==> flow/design.v <==
module PE (
    input              clk,
    input              CIM_en,
    input              STDW,  
    input              STDR,  
    input        [5:0] STD_A,  
    input        [3:0] weight_in,  
    input      [255:0] act_in,  
    output reg   [3:0] weight_out,  
    output reg  [13:0] PSUM  
);
reg  [255:0] weight;  
integer i;
always @(posedge clk) begin
    for (i = 0; i < 64; i = i+1) begin
        if (STDW && STD_A == i) begin  
            weight[4*i+3 -: 4] <= weight_in;
        end
    end
end
always@(*) begin
    weight_out = 4'b0;
    PSUM = 14'b0;
    if (STDW) begin  
    end
    else if (STDR) begin  
        weight_out = weight[4*STD_A+3 -: 4];
    end
    else begin  
        if (CIM_en) begin
            for (i = 0; i < 64; i = i+1) begin
                PSUM = PSUM + weight[4*i+3 -: 4] * act_in[4*i+3 -: 4];  
            end
        end
    end
end
endmodule
[Step by step through the tools: PE]
Tool output for the design above before and after an edit, in the order of the flow.
"original" refers to lines of the RTL above, "edited" to lines of the edited file.
"difference": "edited" minus "original" as printed here. "rel. change": 100 x difference / "original".
Operators: Yosys type, input widths -> output width; for muxes data width and select width s.
Library cell names are shortened.
The mark n/a stands for no value.
Inputs
  top module: PE
  clock input: clk
  standard-cell library: sky130hd
  timing corner: tt_025C_1v80

[Diff]
Unified diff, file above to edited file.
The edit is scripted: it alters the design's behaviour and was not made to optimise anything.
begin of diff
@@ -14,5 +14,5 @@
 always @(posedge clk) begin
     for (i = 0; i < 64; i = i+1) begin
-        if (STDW && STD_A == i) begin  
+        if (STDW && STD_A != i) begin  
             weight[4*i+3 -: 4] <= weight_in;
         end
end of diff

[Elaborated design]
Yosys after proc, flatten, opt, wreduce and memory -nomap, before mapping. Enables and synchronous resets that opt folds into registers are not counted as muxes. Memory bits, and registers merged into a memory's read port (data or address), are not among the register bits. Print and check cells are not counted. Equal cells are merged and count once.
Storage and ports
  register bits: original 256, edited 256, difference 0, rel. change 0.00%
  cells after elaboration: original 328, edited 328, difference 0, rel. change 0.00%
  output and inout bits: original 18, edited 18, difference 0, rel. change 0.00%
  input bits: original 270, edited 270, difference 0, rel. change 0.00%
Cells by class
  add/subtract/negate cells: original 66, edited 66, difference 0, rel. change 0.00%
  multipliers: original 64, edited 64, difference 0, rel. change 0.00%
  eq/ne operators: original 63, edited 63, difference 0, rel. change 0.00%
  reduce/logical cells: original 65, edited 65, difference 0, rel. change 0.00%
  multiplexer cells: original 5, edited 5, difference 0, rel. change 0.00%
  shift-type cells: original 1, edited 1, difference 0, rel. change 0.00%
Operator list
  $eq 6x6->1 const B: original 32, edited 0, difference -32, rel. change -100.00%
  $ne 6x6->1 const B: original 0, edited 32, difference +32
  $eq 6x5->1 const B: original 16, edited 0, difference -16, rel. change -100.00%
  $ne 6x5->1 const B: original 0, edited 16, difference +16
  $eq 6x4->1 const B: original 8, edited 0, difference -8, rel. change -100.00%
  $ne 6x4->1 const B: original 0, edited 8, difference +8
  $eq 6x3->1 const B: original 4, edited 0, difference -4, rel. change -100.00%
  $ne 6x3->1 const B: original 0, edited 4, difference +4
  $eq 6x2->1 const B: original 2, edited 0, difference -2, rel. change -100.00%
  $ne 6x2->1 const B: original 0, edited 2, difference +2
  $eq 6x1->1 const B: original 1, edited 0, difference -1, rel. change -100.00%
  $logic_not 6->1: original 1, edited 0, difference -1, rel. change -100.00%
  $ne 6x1->1 const B: original 0, edited 1, difference +1
  $reduce_bool 6->1: original 0, edited 1, difference +1
Unchanged operator kinds not shown: 15.

[Longest topological paths]
Longest topological path by Yosys (ltp), each cell counted once; first at word level (registers and memories cut), then after technology mapping (sequential cells cut; the memories' decode and read muxes count).
Logic depth
  depth after elaboration: original 67, edited 67, difference 0, rel. change 0.00%
  ABC_AREA: original 0, edited 0
  depth in mapped cells: original 31, edited 31, difference 0, rel. change 0.00%
  depth with buffers taken out: original 31, edited 31, difference 0, rel. change 0.00%

[Synthesis result]
The flow's flattened synthesis, as Yosys stat reports it; memories are mapped. The netlist is that of the ABC_AREA named above (0 if unset); the other value can give another one.
Mapped netlist
  cell count: original 4352, edited 4363, difference +11, rel. change +0.25%
  cell area after synthesis (µm²): original 47317.9, edited 47668.2, difference +350.3, rel. change +0.74%
  mapped flip-flops: original 256, edited 256, difference 0, rel. change 0.00%
  buffer cells: original 33, edited 40, difference +7, rel. change +21.21%
  area of sequential cells (µm²): original 7687.4, edited 7687.4, difference 0.0, rel. change 0.00%
Cell types
  nor2_1: original 79, edited 18, difference -61, rel. change -77.22%
  a21boi_0: original 0, edited 44, difference +44
  o21a_1: original 0, edited 20, difference +20
  mux4_2: original 48, edited 38, difference -10, rel. change -20.83%
  mux4_1: original 0, edited 10, difference +10
  nand2_1: original 317, edited 309, difference -8, rel. change -2.52%
  nand2b_1: original 4, edited 10, difference +6, rel. change +150.00%
  nor3_1: original 2, edited 8, difference +6, rel. change +300.00%
  nand3_1: original 15, edited 11, difference -4, rel. change -26.67%
  or2_2: original 1, edited 5, difference +4, rel. change +400.00%
  nand3b_1: original 3, edited 0, difference -3, rel. change -100.00%
  clkbuf_1: original 13, edited 15, difference +2, rel. change +15.38%
  buf_4: original 4, edited 6, difference +2, rel. change +50.00%
  or3b_1: original 2, edited 0, difference -2, rel. change -100.00%
  buf_6: original 8, edited 9, difference +1, rel. change +12.50%
  nor2b_1: original 7, edited 6, difference -1, rel. change -14.29%
  buf_2: original 5, edited 6, difference +1, rel. change +20.00%
  nor4_1: original 1, edited 2, difference +1, rel. change +100.00%
Unchanged cell types not shown: 23.
The list need not be complete.

[Worst setup path after synthesis]
Path of least setup slack by OpenSTA after synthesis, without wires, with an ideal clock, recovery checks aside; 20% of the period is set as input and as output delay. Where synthesis merged equal registers, the netlist keeps one of their names.
Timing after synthesis
  kind: original input -> output, edited input -> output
  start: original input port act_in[226], edited input port act_in[226]
  end: original output port PSUM[11], edited output port PSUM[11]
  output delay (ps): original 4000, edited 4000, difference 0, rel. change 0.00%
  stages on the path: original 31, edited 31, difference 0, rel. change 0.00%
  period (ps): original 20000, edited 20000, difference 0, rel. change 0.00%
  buffers on the path: original 0, edited 0, difference 0
  setup slack (ps): original 3355, edited 3355, difference 0
  delay of the path (ps): original 8645, edited 8645, difference 0, rel. change 0.00%
  external input delay (ps): original 4000, edited 4000, difference 0, rel. change 0.00%
  launch time at the first pin (ps): original 4000, edited 4000, difference 0, rel. change 0.00%
  data required time (ps): original 16000, edited 16000, difference 0, rel. change 0.00%
  arrival time (ps): original 12645, edited 12645, difference 0, rel. change 0.00%
  period reached after synthesis (ps): original 16645, edited 16645, difference 0, rel. change 0.00%
"delay of the path" = arrival - input delay + setup time.
A path that ends at an output port has no setup time.
"stages on the path": output pins that drive a net of the path, with the launching flip-flop's if there is one; two outputs of one cell count as two.
"period reached after synthesis" is the clock period less the worst setup slack; recovery checks do not enter. This is arithmetic on one report: input and output delays are still those of the set period (20% each).
Between the ends stands the longest chain of elaborated cells between them, by number of cells; it is not shown to be the way that was timed. Of several equally long chains one is given.
Each line given opens the expression or statement behind the cell; cells for indexed reads and writes are added by Yosys, which also makes memories of some case tables.
Between the ends, after synthesis, original
  path through: and2_1 > fa_1 > inv_1 > fa_1 > inv_1 > fa_1 > inv_1 > fa_1 > inv_1 > fa_1 > fa_1 > inv_1 > fa_1 > inv_1 > fa_1 > fa_1 > inv_1 > fa_1 > inv_1 > fa_1 > inv_1 > fa_1 > inv_1 > fa_1 > ha_1 > fa_1 > a21o_1 > a21o_1 > a311oi_1 > nor3_1 > nor3b_1
  cells in the longest elaborated chain: 12
  elaborated cells on any way between the ends: 12
  source lines of those cells: 4
  classes of those cells: add/sub (8); mul (1); mux (3)
RTL lines, path after synthesis, original
  from (decl): RTL line 8  | input      [255:0] act_in,
  $mul 4x4->8: RTL line 32  | PSUM = PSUM + weight[4*i+3 -: 4] * act_in[4*i+3 -: 4];
  $add 14x8->14 x8: RTL line 32
  $mux 14: RTL line 30  | if (CIM_en) begin
  $mux 14: RTL line 26  | else if (STDR) begin
  $mux 14: RTL line 24  | if (STDW) begin
  to (decl): RTL line 10  | output reg  [13:0] PSUM
Between the ends, after synthesis, edited
  path through: and2_1 > fa_1 > inv_1 > fa_1 > inv_1 > fa_1 > inv_1 > fa_1 > inv_1 > fa_1 > fa_1 > inv_1 > fa_1 > inv_1 > fa_1 > fa_1 > inv_1 > fa_1 > inv_1 > fa_1 > inv_1 > fa_1 > inv_1 > fa_1 > ha_1 > fa_1 > a21o_1 > a21o_1 > a311oi_1 > nor3_1 > nor3b_1
  cells in the longest elaborated chain: 12
  elaborated cells on any way between the ends: 12
  source lines of those cells: 4
  classes of those cells: add/sub (8); mul (1); mux (3)
RTL lines, path after synthesis, edited
  from (decl): RTL line 8  | input      [255:0] act_in,
  $mul 4x4->8: RTL line 32  | PSUM = PSUM + weight[4*i+3 -: 4] * act_in[4*i+3 -: 4];
  $add 14x8->14 x8: RTL line 32
  $mux 14: RTL line 30  | if (CIM_en) begin
  $mux 14: RTL line 26  | else if (STDR) begin
  $mux 14: RTL line 24  | if (STDW) begin
  to (decl): RTL line 10  | output reg  [13:0] PSUM

[Path in the finished layout]
Path of least setup slack in the final report of each run of set A (OpenROAD, finished layout, wires in). Where an end is a register, its clock arrival counts in the times.
The path's times are printed in steps of 10 ps; the period is the one set.
Timing after layout
  kind: original input -> output, edited input -> output
  start: original input port act_in[36], edited input port act_in[226]
  end: original output port PSUM[11], edited output port PSUM[11]
  arrival time (ps): original 14470, edited 14410, difference -60, rel. change -0.41%
  launch time at the first pin (ps): original 4000, edited 4000, difference 0, rel. change 0.00%
  stages on the path: original 31, edited 33, difference +2, rel. change +6.45%
  setup slack (ps): original 1530, edited 1590, difference +60
  data required time (ps): original 16000, edited 16000, difference 0, rel. change 0.00%
  period (ps): original 20000, edited 20000, difference 0, rel. change 0.00%
  buffers on the path: original 2, edited 2, difference 0, rel. change 0.00%
  external input delay (ps): original 4000, edited 4000, difference 0, rel. change 0.00%
  output delay (ps): original 4000, edited 4000, difference 0, rel. change 0.00%
Between the ends stands the longest chain of elaborated cells between them, by number of cells; it is not shown to be the way that was timed. Of several equally long chains one is given.
Between the ends, after layout, original
  path through: clkdlybuf4s50_1 > and2_1 > fa_1 > fa_1 > fa_1 > inv_1 > fa_1 > inv_1 > fa_1 > fa_1 > inv_1 > fa_1 > inv_1 > fa_1 > inv_1 > fa_1 > inv_1 > fa_1 > fa_1 > inv_1 > fa_1 > inv_1 > fa_1 > ha_1 > fa_1 > a21o_1 > a21o_1 > a311oi_1 > nor3_1 > nor3b_1 > clkdlybuf4s50_1
  cells in the longest elaborated chain: 59
  elaborated cells on any way between the ends: 59
  source lines of those cells: 4
  classes of those cells: add/sub (55); mul (1); mux (3)
RTL lines, path after layout, original
  from (decl): RTL line 8  | input      [255:0] act_in,
  $mul 4x4->8: RTL line 32  | PSUM = PSUM + weight[4*i+3 -: 4] * act_in[4*i+3 -: 4];
  $add 14x8->14 x55: RTL line 32
  $mux 14: RTL line 30  | if (CIM_en) begin
  $mux 14: RTL line 26  | else if (STDR) begin
  $mux 14: RTL line 24  | if (STDW) begin
  to (decl): RTL line 10  | output reg  [13:0] PSUM
Between the ends, after layout, edited
  path through: clkdlybuf4s50_1 > and2_1 > fa_1 > inv_1 > fa_1 > inv_1 > fa_1 > inv_1 > fa_1 > inv_1 > fa_1 > fa_1 > inv_1 > fa_1 > inv_1 > fa_1 > fa_1 > inv_1 > fa_1 > inv_1 > fa_1 > inv_1 > fa_1 > inv_1 > fa_1 > ha_1 > fa_1 > a21o_1 > a21o_1 > a311oi_1 > nor3_1 > nor3b_1 > clkdlybuf4s50_1
  cells in the longest elaborated chain: 12
  elaborated cells on any way between the ends: 12
  source lines of those cells: 4
  classes of those cells: add/sub (8); mul (1); mux (3)
RTL lines, path after layout, edited
  from (decl): RTL line 8  | input      [255:0] act_in,
  $mul 4x4->8: RTL line 32  | PSUM = PSUM + weight[4*i+3 -: 4] * act_in[4*i+3 -: 4];
  $add 14x8->14 x8: RTL line 32
  $mux 14: RTL line 30  | if (CIM_en) begin
  $mux 14: RTL line 26  | else if (STDR) begin
  $mux 14: RTL line 24  | if (STDW) begin
  to (decl): RTL line 10  | output reg  [13:0] PSUM

[Layout results]
Both versions went through the flow (Yosys, OpenROAD) with the same settings in each pair. Constraints: input delay and output delay 20% of the set period each, output load 0.01 pF.
Settings, set A
  period_ns: 20.0
  CAP_MARGIN: 20
  CORE_MARGIN: 2
  CORE_UTILIZATION: 40
  SLEW_MARGIN: 20
Measured results, set A
  reached clock period (ps): original 18470, edited 18413, difference -57, rel. change -0.31%
  standard-cell area after layout (µm²): original 53099.7, edited 53448.8, difference +349.1, rel. change +0.66%
  worst slack on setup checks (ps): original 1530, edited 1587, difference +57
  netlist area reported by Yosys (µm²): original 47317.9, edited 47668.2, difference +350.3, rel. change +0.74%
  die area (µm²): original 121062.0, edited 121948.0, difference +886.0, rel. change +0.73%
  post-route worst hold slack (ps): original 4062, edited 4248, difference +186
  utilization after routing (%): original 45.1, edited 45.3, difference +0.2
  summed negative setup slack (ps): original 0, edited 0, difference 0
Settings, set B
  ABC_AREA: 1
  CORE_ASPECT_RATIO: 0.62
  CORE_UTILIZATION: 18
  CTS_CLUSTER_DIAMETER: 283
  GPL_ROUTABILITY_DRIVEN: 1
  GPL_TIMING_DRIVEN: 1
  TNS_END_PERCENT: 55
  period_ns: 31.3
  CAP_MARGIN: 20
  CORE_MARGIN: 2
  SLEW_MARGIN: 20
Measured results, set B
  reached clock period (ps): original 22676, edited 22852, difference +176, rel. change +0.78%
  standard-cell area after layout (µm²): original 57373.8, edited 57701.6, difference +327.8, rel. change +0.57%
  worst slack on setup checks (ps): original 8624, edited 8448, difference -176
  netlist area reported by Yosys (µm²): original 48865.6, edited 49143.4, difference +277.8, rel. change +0.57%
  die area (µm²): original 275777.0, edited 277334.0, difference +1557.0, rel. change +0.56%
  post-route worst hold slack (ps): original 6340, edited 6266, difference -74
  utilization after routing (%): original 21.3, edited 21.3, difference 0.0
  summed negative setup slack (ps): original 0, edited 0, difference 0
By "reached clock period" is meant the clock period of the run minus its worst setup slack. This is arithmetic on one report: input and output delays are still those of the set period (20% each).
